==> flow/design.v <==
module VGA_Sync_Count #(
    parameter TOTAL_COLS = 800,
    parameter TOTAL_ROWS = 525
) (
    input clk_i,
    input rst_i,
    input Hsync_i,
    input Vsync_i,
    output reg Hsync_o,
    output reg Vsync_o,
    output reg [9:0] col_count_o,
    output reg [9:0] row_count_o
);
    wire frame_start_w;
    always@(posedge clk_i)
    begin
        if (rst_i)
        begin
            Vsync_o <= 1'b0;
            Hsync_o <= 1'b0;
        end
        else
        begin
            Vsync_o <= Vsync_i;
            Hsync_o <= Hsync_i;
        end
    end
    always @(posedge clk_i) 
    begin
        if (rst_i || frame_start_w == 1'b1)
        begin
            col_count_o <= 0;
            row_count_o <= 0;
        end
        else
        begin
            if (col_count_o == TOTAL_COLS - 1)
            begin
                if (row_count_o == TOTAL_ROWS - 1)
                begin
                    row_count_o <= 0;
                end
                else
                begin
                    row_count_o <= row_count_o + 1;
                end
                col_count_o <= 0;
            end
            else
            begin
                col_count_o <= col_count_o + 1;                
            end
        end
    end
    assign frame_start_w = (~Vsync_o & Vsync_i);
endmodule
module VGA_Sync_Pulse #(
    parameter TOTAL_COLS = 800, 
    parameter TOTAL_ROWS = 525, 
    parameter ACTIVE_COLS = 640, 
    parameter ACTIVE_ROWS = 480
) (
    input clk_i,
    input rst_i,
    output Hsync_o,
    output Vsync_o,
    output reg [9:0] col_count_o,
    output reg [9:0] row_count_o
);
    always@(posedge clk_i)
    begin
        if (rst_i)
        begin
            col_count_o <= 0;
            row_count_o <= 0;
        end
        else if (col_count_o == TOTAL_COLS - 1)
        begin
            col_count_o <= 0;
            if (row_count_o == TOTAL_ROWS - 1)
                row_count_o <= 0;
            else
                row_count_o <= row_count_o + 1;
        end
        else
            col_count_o <= col_count_o + 1;
    end
    assign Hsync_o = col_count_o < ACTIVE_COLS - 1 ? 1'b1 : 1'b0;
    assign Vsync_o = row_count_o < ACTIVE_ROWS - 1 ? 1'b1 : 1'b0;
endmodule 
module VGA_Sync_Porch #(
    parameter VIDEO_WIDTH = 3,
    parameter TOTAL_COLS = 3,
    parameter TOTAL_ROWS = 3,
    parameter ACTIVE_COLS = 2,
    parameter ACTIVE_ROWS = 2
) (
    input clk_i,
    input rst_i,
    input Hsync_i,
    input Vsync_i,
    input [VIDEO_WIDTH-1:0] red_video_i,
    input [VIDEO_WIDTH-1:0] grn_video_i,
    input [VIDEO_WIDTH-1:0] blu_video_i,
    output reg Hsync_o,
    output reg Vsync_o,
    output reg [VIDEO_WIDTH-1:0] red_video_o,
    output reg [VIDEO_WIDTH-1:0] grn_video_o,
    output reg [VIDEO_WIDTH-1:0] blu_video_o
);
    parameter FRONT_PORCH_HORIZ = 18;
    parameter BACK_PORCH_HORIZ = 50;
    parameter FRONT_PORCH_VERT = 10;
    parameter BACK_PORCH_VERT = 33;
    wire Hsync_w;
    wire Vsync_w;
    wire [9:0] col_count_w;
    wire [9:0] row_count_w;
    reg [VIDEO_WIDTH-1:0] red_video_r;
    reg [VIDEO_WIDTH-1:0] grn_video_r;
    reg [VIDEO_WIDTH-1:0] blu_video_r;
    VGA_Sync_Count #(.TOTAL_COLS(TOTAL_COLS),
                  .TOTAL_ROWS(TOTAL_ROWS)) VGA_Sync_Count_Inst 
    (
        .clk_i(clk_i),
        .rst_i(rst_i),
        .Hsync_i(Hsync_i),
        .Vsync_i(Vsync_i),
        .Hsync_o(Hsync_w),
        .Vsync_o(Vsync_w),
        .col_count_o(col_count_w),
        .row_count_o(row_count_w)
    );
    always @(posedge clk_i) 
    begin
        if (rst_i)
        begin
            Hsync_o <= 1'b0;
            Vsync_o <= 1'b0;
        end
        else
        begin
        if ((col_count_w < FRONT_PORCH_HORIZ + ACTIVE_COLS) || (col_count_w > TOTAL_COLS - BACK_PORCH_HORIZ - 1))
            Hsync_o <= 1'b1;
        else
            Hsync_o <= Hsync_w;
        if ((row_count_w < FRONT_PORCH_VERT + ACTIVE_ROWS) || (row_count_w > TOTAL_ROWS - BACK_PORCH_VERT - 1))
            Vsync_o <= 1'b1;
        else
            Vsync_o <= Vsync_w;
        end
    end
    always @(posedge clk_i) 
    begin
        if (rst_i)
        begin
            red_video_r <= 0;
            grn_video_r <= 0;
            blu_video_r <= 0;
            red_video_o <= 0;
            grn_video_o <= 0;
            blu_video_o <= 0;
        end
        else
        begin
        red_video_r <= red_video_i;
        grn_video_r <= grn_video_i;
        blu_video_r <= blu_video_i;
        red_video_o <= red_video_r;
        grn_video_o <= grn_video_r;
        blu_video_o <= blu_video_r;
        end
    end
endmodule
module Debounced_Switch #(parameter DEBOUNCE_LIMIT = 250000) (
    input clk_i,
    input rst_i, 
    input sw_i, 
    output sw_o 
);
    reg state_r;
    reg [$clog2(DEBOUNCE_LIMIT)-1:0] count_r;
    always @(posedge clk_i)
    begin
        if (rst_i)
            begin
                count_r <= 0;
                state_r <= 1'b0;
            end
        else if (sw_i != state_r && count_r < DEBOUNCE_LIMIT)
            count_r <= count_r + 1;  
        else if(count_r == DEBOUNCE_LIMIT)
            begin
                count_r <= 0;
                state_r <= sw_i;
            end
        else
            count_r <= 0;
   	end
    assign sw_o = state_r;
endmodule
module UART_RX #(parameter CLKS_PER_BIT = 217) (
    input clk_i,
    input rst_i,
    input rx_serial_i,
    output rx_dv_o,
    output [7:0] rx_byte_o
);
    parameter IDLE = 3'b000;
    parameter RX_START_BIT = 3'b001;
    parameter RX_DATA_BITS = 3'b010;
    parameter RX_STOP_BITS = 3'b011;
    parameter CLEANUP = 3'b100;
    reg [7:0] clk_count_r;
    reg [2:0] bit_index_r;
    reg [7:0] rx_byte_r;
    reg rx_dv_r;
    reg [2:0] state_r;
    always @(posedge clk_i) 
    begin
        if (rst_i)
        begin
            state_r <= IDLE;
            rx_dv_r <= 1'b0;
            clk_count_r <= 0;
            bit_index_r <= 0;
        end
        else
        case (state_r)
            IDLE : 
                begin
                    rx_dv_r <= 1'b0;
                    clk_count_r <= 0;
                    bit_index_r <= 0;
                    if (rx_serial_i == 1'b0)
                        state_r <= RX_START_BIT;
                    else
                        state_r <= IDLE;
                end
            RX_START_BIT :
                begin
                    if (clk_count_r == (CLKS_PER_BIT - 1) / 2)
                    begin
                        if (rx_serial_i == 1'b0)
                        begin
                            clk_count_r <= 0;
                            state_r <= RX_DATA_BITS;
                        end
                        else
                            state_r <= IDLE;
                    end
                    else
                    begin
                        clk_count_r <= clk_count_r + 1;
                        state_r <= RX_START_BIT;
                    end
                end
            RX_DATA_BITS :
                begin
                    if (clk_count_r < CLKS_PER_BIT - 1)
                    begin
                        clk_count_r <= clk_count_r + 1;
                        state_r <= RX_DATA_BITS;
                    end
                    else
                    begin
                        clk_count_r <= 0;
                        rx_byte_r[bit_index_r] <= rx_serial_i;
                        if (bit_index_r < 7)
                        begin
                            bit_index_r <= bit_index_r + 1;
                            state_r <= RX_DATA_BITS;
                        end
                        else
                        begin
                            bit_index_r <= 0;
                            state_r <= RX_STOP_BITS;
                        end
                    end
                end
            RX_STOP_BITS :
                begin
                    if (clk_count_r < CLKS_PER_BIT - 1)
                    begin
                        clk_count_r <= clk_count_r + 1;
                        state_r <= RX_STOP_BITS;
                    end           
                    else
                    begin
                        rx_dv_r <= 1'b1;
                        clk_count_r <= 0;
                        state_r <= CLEANUP;
                    end
                end
            CLEANUP :
                begin
                    state_r <= IDLE;
                    rx_dv_r <= 1'b0;
                end
            default: 
                state_r <= IDLE;
        endcase
    end
    assign rx_dv_o = rx_dv_r;
    assign rx_byte_o = rx_byte_r;
endmodule
module Pong_Paddle_Ctl #(
    parameter PLAYER_PADDLE_X = 0,
    parameter PADDLE_HEIGHT = 6,
    parameter GAME_HEIGHT = 30 
) (
        input clk_i,
        input rst_i,
        input [5:0] col_count_div_i,
        input [5:0] row_count_div_i,
        input Paddle_Up_i,
        input Paddle_Down_i,
        output reg Draw_Paddle_o,
        output reg [5:0] Paddle_Y_o 
);
    parameter PADDLE_SPEED = 1250000;  
    reg [31:0] Paddle_Count_r;
    wire Paddle_Count_en;
    assign Paddle_Count_en = Paddle_Up_i ^ Paddle_Down_i;
    always @(posedge clk_i) 
    begin
        if (rst_i)
        begin
            Paddle_Count_r <= 0;
            Paddle_Y_o <= (GAME_HEIGHT - PADDLE_HEIGHT) / 2;
        end
        else
        begin
        if (Paddle_Count_en == 1'b1)
        begin
            if (Paddle_Count_r == PADDLE_SPEED)
                Paddle_Count_r <= 0;
            else
                Paddle_Count_r <= Paddle_Count_r + 1;
        end
        if (Paddle_Up_i == 1'b1 && Paddle_Count_r == PADDLE_SPEED && Paddle_Y_o !== 0)
            Paddle_Y_o <= Paddle_Y_o - 1;
        else if (Paddle_Down_i == 1'b1 && Paddle_Count_r == PADDLE_SPEED && Paddle_Y_o !== GAME_HEIGHT - PADDLE_HEIGHT - 1)
            Paddle_Y_o <= Paddle_Y_o + 1;
        end
    end
    always @(posedge clk_i) 
    begin
        if (rst_i)
            Draw_Paddle_o <= 1'b0;
        else if (col_count_div_i == PLAYER_PADDLE_X && row_count_div_i >= Paddle_Y_o && row_count_div_i <= Paddle_Y_o + PADDLE_HEIGHT)
            Draw_Paddle_o <= 1'b1;
        else
            Draw_Paddle_o <= 1'b0;
    end
endmodule
module Pong_Ball_Ctl #(
    parameter GAME_WIDTH = 40,
    parameter GAME_HEIGHT = 30 
) (
    input clk_i,
    input rst_i,
    input Game_Active_i,
    input [5:0] col_count_div_i,
    input [5:0] row_count_div_i,
    output reg Draw_Ball_o,
    output reg [5:0] Ball_X_o,
    output reg [5:0] Ball_Y_o 
);
    parameter BALL_SPEED = 1250000;
    reg [5:0] Ball_X_prev_r;
    reg [5:0] Ball_Y_prev_r;
    reg [31:0] Ball_Count_r;
    always @(posedge clk_i) 
    begin
        if (rst_i)
        begin
            Ball_X_o <= GAME_WIDTH / 2;
            Ball_Y_o <= GAME_HEIGHT / 2;
            Ball_X_prev_r <= (GAME_WIDTH / 2) + 1;
            Ball_Y_prev_r <= (GAME_HEIGHT / 2) + 1;
            Ball_Count_r <= 0;
        end
        else if (Game_Active_i == 1'b0)
        begin
            Ball_X_o <= GAME_WIDTH / 2;
            Ball_Y_o <= GAME_HEIGHT / 2;
            Ball_X_prev_r <= (GAME_WIDTH / 2) + 1;
            Ball_Y_prev_r <= (GAME_HEIGHT / 2) + 1;
        end
        else
        begin
            if (Ball_Count_r < BALL_SPEED)
                Ball_Count_r <= Ball_Count_r + 1;
            else
            begin
                Ball_Count_r <= 0;
                Ball_X_prev_r <= Ball_X_o;
                Ball_Y_prev_r <= Ball_Y_o;
                if ((Ball_X_prev_r < Ball_X_o && Ball_X_o == GAME_WIDTH-1) || (Ball_X_prev_r > Ball_X_o && Ball_X_o != 0))
                    Ball_X_o <= Ball_X_o - 1;  
                else 
                    Ball_X_o <= Ball_X_o + 1;  
                if ((Ball_Y_prev_r < Ball_Y_o && Ball_Y_o == GAME_HEIGHT-1) || (Ball_Y_prev_r > Ball_Y_o && Ball_Y_o != 0))
                    Ball_Y_o <= Ball_Y_o - 1;  
                else 
                    Ball_Y_o <= Ball_Y_o + 1;  
            end
        end
    end
    always @(posedge clk_i) 
    begin
        if (rst_i)
            Draw_Ball_o <= 1'b0;
        else if (col_count_div_i == Ball_X_o && row_count_div_i == Ball_Y_o)
            Draw_Ball_o <= 1'b1;
        else
            Draw_Ball_o <= 1'b0;
    end
endmodule
module Pong_Top #(
    parameter TOTAL_COLS = 800, 
    parameter TOTAL_ROWS = 525, 
    parameter ACTIVE_COLS = 640, 
    parameter ACTIVE_ROWS = 480
) (
    input clk_i,
    input rst_i,
    input Hsync_i,
    input Vsync_i,
    input Game_Start_i, 
    input Paddle_Up_P1_i,
    input Paddle_Down_P1_i,
    input Paddle_Up_P2_i,
    input Paddle_Down_P2_i,
    output reg Hsync_o,
    output reg Vsync_o,
    output [2:0] Red_Video_o,
    output [2:0] Grn_Video_o,
    output [2:0] Blu_Video_o
);
    parameter GAME_WIDTH = 40;
    parameter GAME_HEIGHT = 30;
    parameter SCORE_LIMIT = 9;
    parameter PADDLE_HEIGHT = 6;
    parameter PADDLE_COL_P1 = 0;
    parameter PADDLE_COL_P2 = GAME_WIDTH - 1;  
    parameter IDLE = 3'b000;
    parameter RUNNING = 3'b001;
    parameter P1_Wins = 3'b010;
    parameter P2_Wins = 3'b011;
    parameter CLEANUP = 3'b100;
    reg [2:0] state_r;
    wire Hsync_w, Vsync_w;
    wire [9:0] col_count_w, row_count_w;
    wire Draw_Paddle_P1_w, Draw_Paddle_P2_w; 
    wire [5:0] Paddle_Y_P1_w, Paddle_Y_P2_w;
    wire Draw_Ball_w, Draw_Any_w;
    wire [5:0] Ball_X_w, Ball_Y_w;
    reg [3:0] P1_Score_r;
    reg [3:0] P2_Score_r;
    wire [5:0] col_count_div_w, row_count_div_w;
    VGA_Sync_Count #(.TOTAL_COLS(TOTAL_COLS),
                  .TOTAL_ROWS(TOTAL_ROWS)) VGA_Sync_Count_Inst 
    (
        .clk_i(clk_i),
        .rst_i(rst_i),
        .Hsync_i(Hsync_i),
        .Vsync_i(Vsync_i),
        .Hsync_o(Hsync_w),
        .Vsync_o(Vsync_w),
        .col_count_o(col_count_w),
        .row_count_o(row_count_w)
    );
    always @(posedge clk_i) 
    begin
        if (rst_i)
        begin
            Hsync_o <= 1'b0;
            Vsync_o <= 1'b0;
        end
        else
        begin
            Hsync_o <= Hsync_w;
            Vsync_o <= Vsync_w;
        end
    end
    assign col_count_div_w = col_count_w[9:4];
    assign row_count_div_w = row_count_w[9:4];
    Pong_Paddle_Ctl #(
        .PLAYER_PADDLE_X(PADDLE_COL_P1),
        .GAME_HEIGHT(GAME_HEIGHT)
    ) P1_Inst (
        .clk_i(clk_i),
        .rst_i(rst_i),
        .col_count_div_i(col_count_div_w),
        .row_count_div_i(row_count_div_w),
        .Paddle_Up_i(Paddle_Up_P1_i),
        .Paddle_Down_i(Paddle_Down_P1_i),
        .Draw_Paddle_o(Draw_Paddle_P1_w),
        .Paddle_Y_o(Paddle_Y_P1_w) 
    );
    Pong_Paddle_Ctl #(
        .PLAYER_PADDLE_X(PADDLE_COL_P2),
        .GAME_HEIGHT(GAME_HEIGHT)
        ) P2_Inst (
        .clk_i(clk_i),
        .rst_i(rst_i),
        .col_count_div_i(col_count_div_w),
        .row_count_div_i(row_count_div_w),
        .Paddle_Up_i(Paddle_Up_P2_i),
        .Paddle_Down_i(Paddle_Down_P2_i),
        .Draw_Paddle_o(Draw_Paddle_P2_w),
        .Paddle_Y_o(Paddle_Y_P2_w) 
    );
    wire Game_Active_w;
    Pong_Ball_Ctl Ball_Inst (
        .clk_i(clk_i),
        .rst_i(rst_i),
        .Game_Active_i(Game_Active_w),
        .col_count_div_i(col_count_div_w),
        .row_count_div_i(row_count_div_w),
        .Draw_Ball_o(Draw_Ball_w),
        .Ball_X_o(Ball_X_w),
        .Ball_Y_o(Ball_Y_w) 
    );
    always @(posedge clk_i) 
    begin
        if (rst_i)
        begin
            state_r <= IDLE;
            P1_Score_r <= 0;
            P2_Score_r <= 0;
        end
        else
        case (state_r)
            IDLE : 
            begin
                if (Game_Start_i == 1'b1)
                    state_r <= RUNNING;
            end
            RUNNING : 
            begin
                if (Ball_X_w == 0 && (Ball_Y_w < Paddle_Y_P1_w || Ball_Y_w > Paddle_Y_P1_w + PADDLE_HEIGHT))
                    state_r <= P2_Wins;
                else if (Ball_X_w == GAME_WIDTH-1 && (Ball_Y_w < Paddle_Y_P2_w || Ball_Y_w > Paddle_Y_P2_w + PADDLE_HEIGHT))
                    state_r <= P1_Wins;
            end
            P1_Wins : 
            begin
                if (P1_Score_r == SCORE_LIMIT - 1)
                    P1_Score_r <= 0;
                else
                begin
                    P1_Score_r <= P1_Score_r + 1;
                    state_r <= CLEANUP;
                end
            end
            P2_Wins : 
            begin
                if (P2_Score_r == SCORE_LIMIT - 1)
                    P2_Score_r <= 0;
                else
                begin
                    P2_Score_r <= P2_Score_r + 1;
                    state_r <= CLEANUP;
                end
            end
            CLEANUP :
                state_r <= IDLE;
        endcase
    end
    assign Game_Active_w = (state_r == RUNNING) ? 1'b1 : 1'b0;
    assign Draw_Any_w = Draw_Ball_w | Draw_Paddle_P1_w | Draw_Paddle_P2_w;
    assign Red_Video_o = Draw_Any_w ? 4'b1111 : 4'b0000;
    assign Grn_Video_o = Draw_Any_w ? 4'b1111 : 4'b0000;
    assign Blu_Video_o = Draw_Any_w ? 4'b1111 : 4'b0000;
endmodule
module Classic_Pong_Top (
    input clk_i,
    input rst_i,
    input UART_RX_i,
    input sw1_i,
    input sw2_i,
    input sw3_i,
    input sw4_i,
    output VGA_Hsync_o,
    output VGA_Vsync_o,
    output VGA_Red_0_o,
    output VGA_Red_1_o,
    output VGA_Red_2_o,
    output VGA_Grn_0_o,
    output VGA_Grn_1_o,
    output VGA_Grn_2_o,
    output VGA_Blu_0_o,
    output VGA_Blu_1_o,
    output VGA_Blu_2_o
);
    parameter CLKS_PER_BIT = 217;
    parameter VIDEO_WIDTH = 3;  
    parameter TOTAL_COLS = 800;
    parameter TOTAL_ROWS = 525;
    parameter ACTIVE_COLS = 640;
    parameter ACTIVE_ROWS = 480;
    wire [VIDEO_WIDTH-1:0] Red_Video_Pong_w, Red_Video_Porch_w;
    wire [VIDEO_WIDTH-1:0] Grn_Video_Pong_w, Grn_Video_Porch_w;
    wire [VIDEO_WIDTH-1:0] Blu_Video_Pong_w, Blu_Video_Porch_w;
    wire rx_dv_w;
    UART_RX #(.CLKS_PER_BIT(CLKS_PER_BIT)) UART_RX_Inst
    (
        .clk_i(clk_i),
        .rst_i(rst_i),
        .rx_serial_i(UART_RX_i),
        .rx_dv_o(rx_dv_w),
        .rx_byte_o()
    );
    wire Hsync_w, Vsync_w;
    VGA_Sync_Pulse #( 
        .TOTAL_COLS(TOTAL_COLS),
        .TOTAL_ROWS(TOTAL_ROWS),
        .ACTIVE_COLS(ACTIVE_COLS),
        .ACTIVE_ROWS(ACTIVE_ROWS) 
    ) VGA_Sync_Inst (
        .clk_i(clk_i),
        .rst_i(rst_i),
        .Hsync_o(Hsync_w),
        .Vsync_o(Vsync_w),
        .col_count_o(),
        .row_count_o()
    );
    wire sw1_w, sw2_w, sw3_w, sw4_w;
    Debounced_Switch sw_1 (
        .clk_i(clk_i),
        .rst_i(rst_i),
        .sw_i(sw1_i),
        .sw_o(sw1_w)
    );
    Debounced_Switch sw_2 (
        .clk_i(clk_i),
        .rst_i(rst_i),
        .sw_i(sw2_i),
        .sw_o(sw2_w)
    );
    Debounced_Switch sw_3 (
        .clk_i(clk_i),
        .rst_i(rst_i),
        .sw_i(sw3_i),
        .sw_o(sw3_w)
    );
    Debounced_Switch sw_4 (
        .clk_i(clk_i),
        .rst_i(rst_i),
        .sw_i(sw4_i),
        .sw_o(sw4_w)
    );
    wire Hsync_Pong_w, Vsync_Pong_w;
    Pong_Top #( 
        .TOTAL_COLS(TOTAL_COLS),
        .TOTAL_ROWS(TOTAL_ROWS),
        .ACTIVE_COLS(ACTIVE_COLS),
        .ACTIVE_ROWS(ACTIVE_ROWS) ) 
    Pong_Top_Inst (
        .clk_i(clk_i),
        .rst_i(rst_i),
        .Hsync_i(Hsync_w),
        .Vsync_i(Vsync_w),
        .Game_Start_i(rx_dv_w),
        .Paddle_Up_P1_i(sw1_w),
        .Paddle_Down_P1_i(sw2_w),
        .Paddle_Up_P2_i(sw3_w),
        .Paddle_Down_P2_i(sw4_w),
        .Hsync_o(Hsync_Pong_w),
        .Vsync_o(Vsync_Pong_w),
        .Red_Video_o(Red_Video_Pong_w),
        .Grn_Video_o(Grn_Video_Pong_w),
        .Blu_Video_o(Blu_Video_Pong_w)
    );
    wire Hsync_porch_w, Vsync_porch_w;
    VGA_Sync_Porch #(
        .VIDEO_WIDTH(VIDEO_WIDTH),   
        .TOTAL_COLS(TOTAL_COLS),
        .TOTAL_ROWS(TOTAL_ROWS),
        .ACTIVE_COLS(ACTIVE_COLS),
        .ACTIVE_ROWS(ACTIVE_ROWS)
    ) VGA_Sync_Porch_Inst (
        .clk_i(clk_i),
        .rst_i(rst_i),
        .Hsync_i(Hsync_Pong_w),
        .Vsync_i(Vsync_Pong_w),
        .red_video_i(Red_Video_Pong_w),
        .grn_video_i(Grn_Video_Pong_w),
        .blu_video_i(Blu_Video_Pong_w),
        .Hsync_o(Hsync_porch_w),
        .Vsync_o(Vsync_porch_w),
        .red_video_o(Red_Video_Porch_w),
        .grn_video_o(Grn_Video_Porch_w),
        .blu_video_o(Blu_Video_Porch_w)
    );
    assign VGA_Hsync_o = Hsync_porch_w;
    assign VGA_Vsync_o = Vsync_porch_w;
    assign { VGA_Red_2_o, VGA_Red_1_o, VGA_Red_0_o } = Red_Video_Porch_w; 
    assign { VGA_Grn_2_o, VGA_Grn_1_o, VGA_Grn_0_o } = Grn_Video_Porch_w; 
    assign { VGA_Blu_2_o, VGA_Blu_1_o, VGA_Blu_0_o } = Blu_Video_Porch_w; 
endmodule
=== Reports on Classic_Pong_Top ===
The steps from the RTL of Classic_Pong_Top to its reports follow in flow order.
Line numbers count from 1 in the design file above.
Operators carry their Yosys type and port widths (W data, S select, Z words).
A cell with - has no value.

* Top module: Classic_Pong_Top
* Clock input: clk_i
* Cell library: sky130hd
* Corner: tt_025C_1v80

=== After elaboration ===
Source: Yosys, flattened and elaborated, memories not mapped. Widths are those after wreduce. Registers that Yosys merges into a memory's read port (data or address) are not register bits. Print and check cells do not count. Equal cells are merged and count once.

* Register bits after elaboration: 311
* Input bits: 7
* Output and inout bits: 11
* Word-level cells: 257

* Add/subtract/negate cells: 27
* Order comparisons: 25
* Equality and inequality tests: 43
* Mux-type cells: 45
* Bitwise gates (word level): 13
* Reductions and logical operators: 61

{| class="wikitable"
|+ Operator list
! operator !! count
|-
| $add A32 B1 Y32 const B || 3
|-
| $mux W32 || 3
|-
| $add A18 B1 Y18 const B || 4
|-
| $lt A18 B18 Y1 const B || 4
|-
| $eq A18 B18 Y1 const B || 4
|-
| $eq A32 B21 Y1 const B || 2
|-
| $gt A6 B32 Y1 || 2
|-
| $le A6 B32 Y1 || 2
|-
| $add A10 B1 Y10 const B || 6
|-
| $eq A10 B10 Y1 const B || 6
|-
| $mux W6 || 6
|-
| $mux W3 || 11
|-
| $lt A32 B21 Y1 const B || 1
|-
| $mux W10 || 3
|-
| $add A6 B1 Y6 const B || 4
|-
| $sub A6 B1 Y6 const B || 4
|-
| $lt A6 B6 Y1 || 4
|-
| $pmux W8 S3 || 1
|-
| $mux W8 || 3
|-
| $logic_and A1 B1 Y1 || 23
|-
| $lt A10 B10 Y1 const B || 2
|-
| $lt A10 B9 Y1 const B || 2
|-
| $reduce_or A2 Y1 || 10
|-
| $pmux W3 S5 || 1
|-
| $reduce_and A2 Y1 || 7
|-
| $add A6 B3 Y7 const B || 2
|-
| $eq A3 B2 Y1 const B || 4
|-
| $nex A6 B1 Y1 const B || 2
|}

Not listed: further kinds 39, cells in them 88.

=== Logic depth ===
Yosys ltp: most cells in a row. Word level: on the elaborated netlist, between registers, memories and ports. Mapped: between sequential cells and ports; inverters and the memories' decode and read muxes count.

* Depth after elaboration: 7
* ABC_AREA: 0
* Depth in mapped cells: 15
* Mapped depth without buffers: 14

=== After synthesis ===
The flow's flattened synthesis, as Yosys stat reports it; memories are mapped. The netlist is that of the ABC_AREA named above (0 if unset); the other value can give another one.

* Cell count: 1856
* Synthesis area: 0.0160191 mm^2
* Flip-flops: 311

{| class="wikitable"
|+ Cells by type
! cell !! count !! total area (um^2)
|-
| sky130_fd_sc_hd__dfxtp_1 || 311 || 6.23E+03
|-
| sky130_fd_sc_hd__ha_1 || 101 || 1.26E+03
|-
| sky130_fd_sc_hd__xor2_1 || 139 || 1.22E+03
|-
| sky130_fd_sc_hd__nor2_1 || 314 || 1178.63
|-
| sky130_fd_sc_hd__xnor2_1 || 93 || 814.531
|-
| sky130_fd_sc_hd__nand2_1 || 125 || 469.2
|-
| sky130_fd_sc_hd__nand3_1 || 92 || 460.442
|-
| sky130_fd_sc_hd__nand4_1 || 65 || 406.64
|-
| sky130_fd_sc_hd__a21oi_1 || 57 || 285.274
|-
| sky130_fd_sc_hd__inv_1 || 76 || 285.274
|-
| sky130_fd_sc_hd__o21ai_0 || 48 || 240.23
|-
| sky130_fd_sc_hd__and4_1 || 25 || 218.96
|-
| sky130_fd_sc_hd__mux2i_1 || 20 || 200.192
|-
| sky130_fd_sc_hd__and3_1 || 30 || 187.68
|-
| sky130_fd_sc_hd__nor4_1 || 28 || 175.168
|-
| sky130_fd_sc_hd__nor3_1 || 33 || 165.158
|-
| sky130_fd_sc_hd__a21o_1 || 21 || 157.651
|-
| sky130_fd_sc_hd__clkbuf_1 || 38 || 142.637
|}

Not listed: further types 49, cells in them 240.
The figures by module come from a second, unflattened synthesis with its own total; it is not the netlist above.

* Cells (unflattened synthesis): 2047
* Area (unflattened synthesis): 0.0179422 mm^2

Rows give one instance, submodules left out.

{| class="wikitable"
|+ Modules
! module !! times used !! cells !! area (mm^2) !! seq. area (mm^2)
|-
| Debounced_Switch || 4 || 105 || 0.0009234 || 0.0003804
|-
| Pong_Ball_Ctl || 1 || 369 || 0.0031743 || 0.0011411
|-
| Pong_Paddle_Ctl || 1 || 284 || 0.0023673 || 0.0007807
|-
| Pong_Paddle_Ctl || 1 || 276 || 0.002316 || 0.0007807
|-
| VGA_Sync_Count || 2 || 112 || 0.001021 || 0.0004404
|-
| Pong_Top || 1 || 165 || 0.0014051 || 0.0003003
|-
| UART_RX #(CLKS_PER_BIT=217) || 1 || 148 || 0.001345 || 0.0005806
|-
| VGA_Sync_Pulse || 1 || 110 || 0.0009884 || 0.0004004
|-
| VGA_Sync_Porch || 1 || 51 || 0.0006106 || 0.0004004
|-
| Classic_Pong_Top || 1 || 0 || 0 || 0
|}

=== Worst setup path after synthesis ===
OpenSTA on the mapped netlist: ideal clock, no wires. The path of least setup slack (recovery checks aside). Input and output delay are each 20% of the period. Register names are those of the netlist, which keeps one name where synthesis merged equal registers.

* Path type: in2reg
* From: input rst_i
* To: register sw_1.count_r[10]
* Period: 40.0 ns
* External input delay: 8.000 ns
* Setup time: 0.128 ns
* Launch time at the first pin: 8.000 ns
* Arrival time: 8.932 ns
* Data required time: 39.872 ns
* Path slack: 30.940 ns
* Delay of the path: 1.060 ns
* Stages: 5
* Path buffers: 2
* Period reached after synthesis: 9.06 ns

"delay of the path" = arrival - input delay + setup time.
"stages": output pins that drive a net of the path, with the launching flip-flop's if there is one; two outputs of one cell count as two.
"period reached after synthesis" = period - worst setup slack (recovery checks aside). The figure is calculated, with input and output delays left at 20% of the set period.
The rows between start and end are the longest chain of elaborated cells between them; the timing report does not say that the signal goes this way. Where chains are equally long, one stands for them.
A line is the first line of the expression or statement that the cell stems from. Yosys adds cells for indexed reads and writes and turns some case tables into memories.
At most two assigning lines are given for a register; there are more.

* Cell sequence: sky130_fd_sc_hd__clkbuf_1 > sky130_fd_sc_hd__nor2_1 > sky130_fd_sc_hd__o21ai_1 > sky130_fd_sc_hd__clkbuf_1 > sky130_fd_sc_hd__nor2_1
* Length of the longest elaborated chain: 1
* Elaborated cells on any way between the ends: 1
* Source lines of those cells: 0
* Classes of those cells: reduce/logical (1)

{| class="wikitable"
|+ Ends and longest elaborated chain, after synthesis
! item !! line !! source
|-
| start, declared || 581 || <nowiki>input rst_i,</nowiki>
|-
| $reduce_or A2 Y1 || - ||
|-
| end, assigned || 187 || <nowiki>count_r <= 0;</nowiki>
|-
| end, assigned || 191 || <nowiki>count_r <= count_r + 1;</nowiki>
|-
| end, declared || 182 || <nowiki>reg [$clog2(DEBOUNCE_LIMIT)-1:0] count_r;</nowiki>
|}

=== Timing after layout ===
Path of least setup slack in the final report of entry A (OpenROAD, finished layout, wires in). Where an end is a register, its clock arrival counts in the times.

* Path type: in2reg
* From: input rst_i
* To: register (no name shown)
* Period: 40.0 ns
* External input delay: 8.00 ns
* Setup time: 0.14 ns
* Launch time at the first pin: 8.00 ns
* Arrival time: 10.60 ns
* Data required time: 40.38 ns
* Path slack: 29.78 ns
* Stages: 5
* Path buffers: 4

* Cell sequence: sky130_fd_sc_hd__clkdlybuf4s50_1 > sky130_fd_sc_hd__clkbuf_1 > sky130_fd_sc_hd__buf_1 > sky130_fd_sc_hd__buf_1 > sky130_fd_sc_hd__nor2_1
* Length of the longest elaborated chain: 0
* Elaborated cells on any way between the ends: 0
* Source lines of those cells: 0

{| class="wikitable"
|+ Ends and longest elaborated chain, post-layout
! item !! line !! source
|-
| start, declared || 581 || <nowiki>input rst_i,</nowiki>
|-
| end, assigned || 533 ||
|-
| end, assigned || 565 ||
|-
| end, declared || 461 ||
|}

==> runs of Classic_Pong_Top <==
4 stored runs of Classic_Pong_Top in the flow (synthesis by Yosys, layout by OpenROAD, sky130hd cells), in arbitrary order. Constraints: input delay and output delay 20% of the set period each, output load 0.01 pF.
By "achieved clock period" is meant the clock period of the run minus its worst setup slack. This is arithmetic on one report: input and output delays are still those of the set period (20% each).
"power" is the tool's figure for a default switching activity; nothing was simulated.

=== Entry A ===
{| class="wikitable"
! Setting !! Value
|-
| CAP_MARGIN || 40
|-
| CTS_CLUSTER_SIZE || 77
|-
| GPL_TIMING_DRIVEN || 0
|-
| MIN_ROUTING_LAYER || met2
|-
| TNS_END_PERCENT || 5
|-
| period_ns || 40.0
|-
| CORE_MARGIN || 2
|-
| CORE_UTILIZATION || 40
|-
| SLEW_MARGIN || 20
|-
! Result !! Value
|-
| Die outline area || 0.041665 mm^2
|-
| Standard-cell area after layout || 0.018021 mm^2
|-
| Yosys chip area after synthesis || 0.0160191 mm^2
|-
| Worst slack on setup checks || 29.779 ns
|-
| Power || 0.6500 mW
|-
| Total negative slack on setup checks || 0.000 ns
|-
| Achieved clock period || 10.221 ns
|}

=== Entry B ===
{| class="wikitable"
! Setting !! Value
|-
| CELL_PAD_IN_SITES_GLOBAL_PLACEMENT || 3
|-
| CORE_UTILIZATION || 71
|-
| CTS_CLUSTER_SIZE || 58
|-
| PLACE_DENSITY_LB_ADDON || 0.1
|-
| SETUP_SLACK_MARGIN || -0.69
|-
| SLEW_MARGIN || 30
|-
| period_ns || 14.8
|-
| CAP_MARGIN || 20
|-
| CORE_MARGIN || 2
|}
No results, placement failed with FLW-0024.

=== Entry C ===
{| class="wikitable"
! Setting !! Value
|-
| ABC_AREA || 0
|-
| CAP_MARGIN || 15
|-
| CORE_MARGIN || 9
|-
| CORE_UTILIZATION || 71
|-
| CTS_CLUSTER_DIAMETER || 307
|-
| HOLD_SLACK_MARGIN || 0.28
|-
| PLACE_DENSITY_LB_ADDON || 0.27
|-
| SLEW_MARGIN || 35
|-
| TNS_END_PERCENT || 95
|-
| period_ns || 13.1
|-
! Result !! Value
|-
| Die outline area || 0.0282929 mm^2
|-
| Standard-cell area after layout || 0.0174467 mm^2
|-
| Yosys chip area after synthesis || 0.0160191 mm^2
|-
| Worst slack on setup checks || 8.923 ns
|-
| Power || 1.929 mW
|-
| Total negative slack on setup checks || 0.000 ns
|-
| Achieved clock period || 4.177 ns
|}

=== Entry D ===
{| class="wikitable"
! Setting !! Value
|-
| CORE_UTILIZATION || 40
|-
| PLACE_DENSITY || 0.6
|-
| period_ns || 40.0
|-
| CAP_MARGIN || 20
|-
| CORE_MARGIN || 2
|-
| SLEW_MARGIN || 20
|-
! Result !! Value
|-
| Die outline area || 0.041665 mm^2
|-
| Standard-cell area after layout || 0.0179022 mm^2
|-
| Yosys chip area after synthesis || 0.0160191 mm^2
|-
| Worst slack on setup checks || 30.453 ns
|-
| Power || 0.6640 mW
|-
| Total negative slack on setup checks || 0.000 ns
|-
| Achieved clock period || 9.547 ns
|}
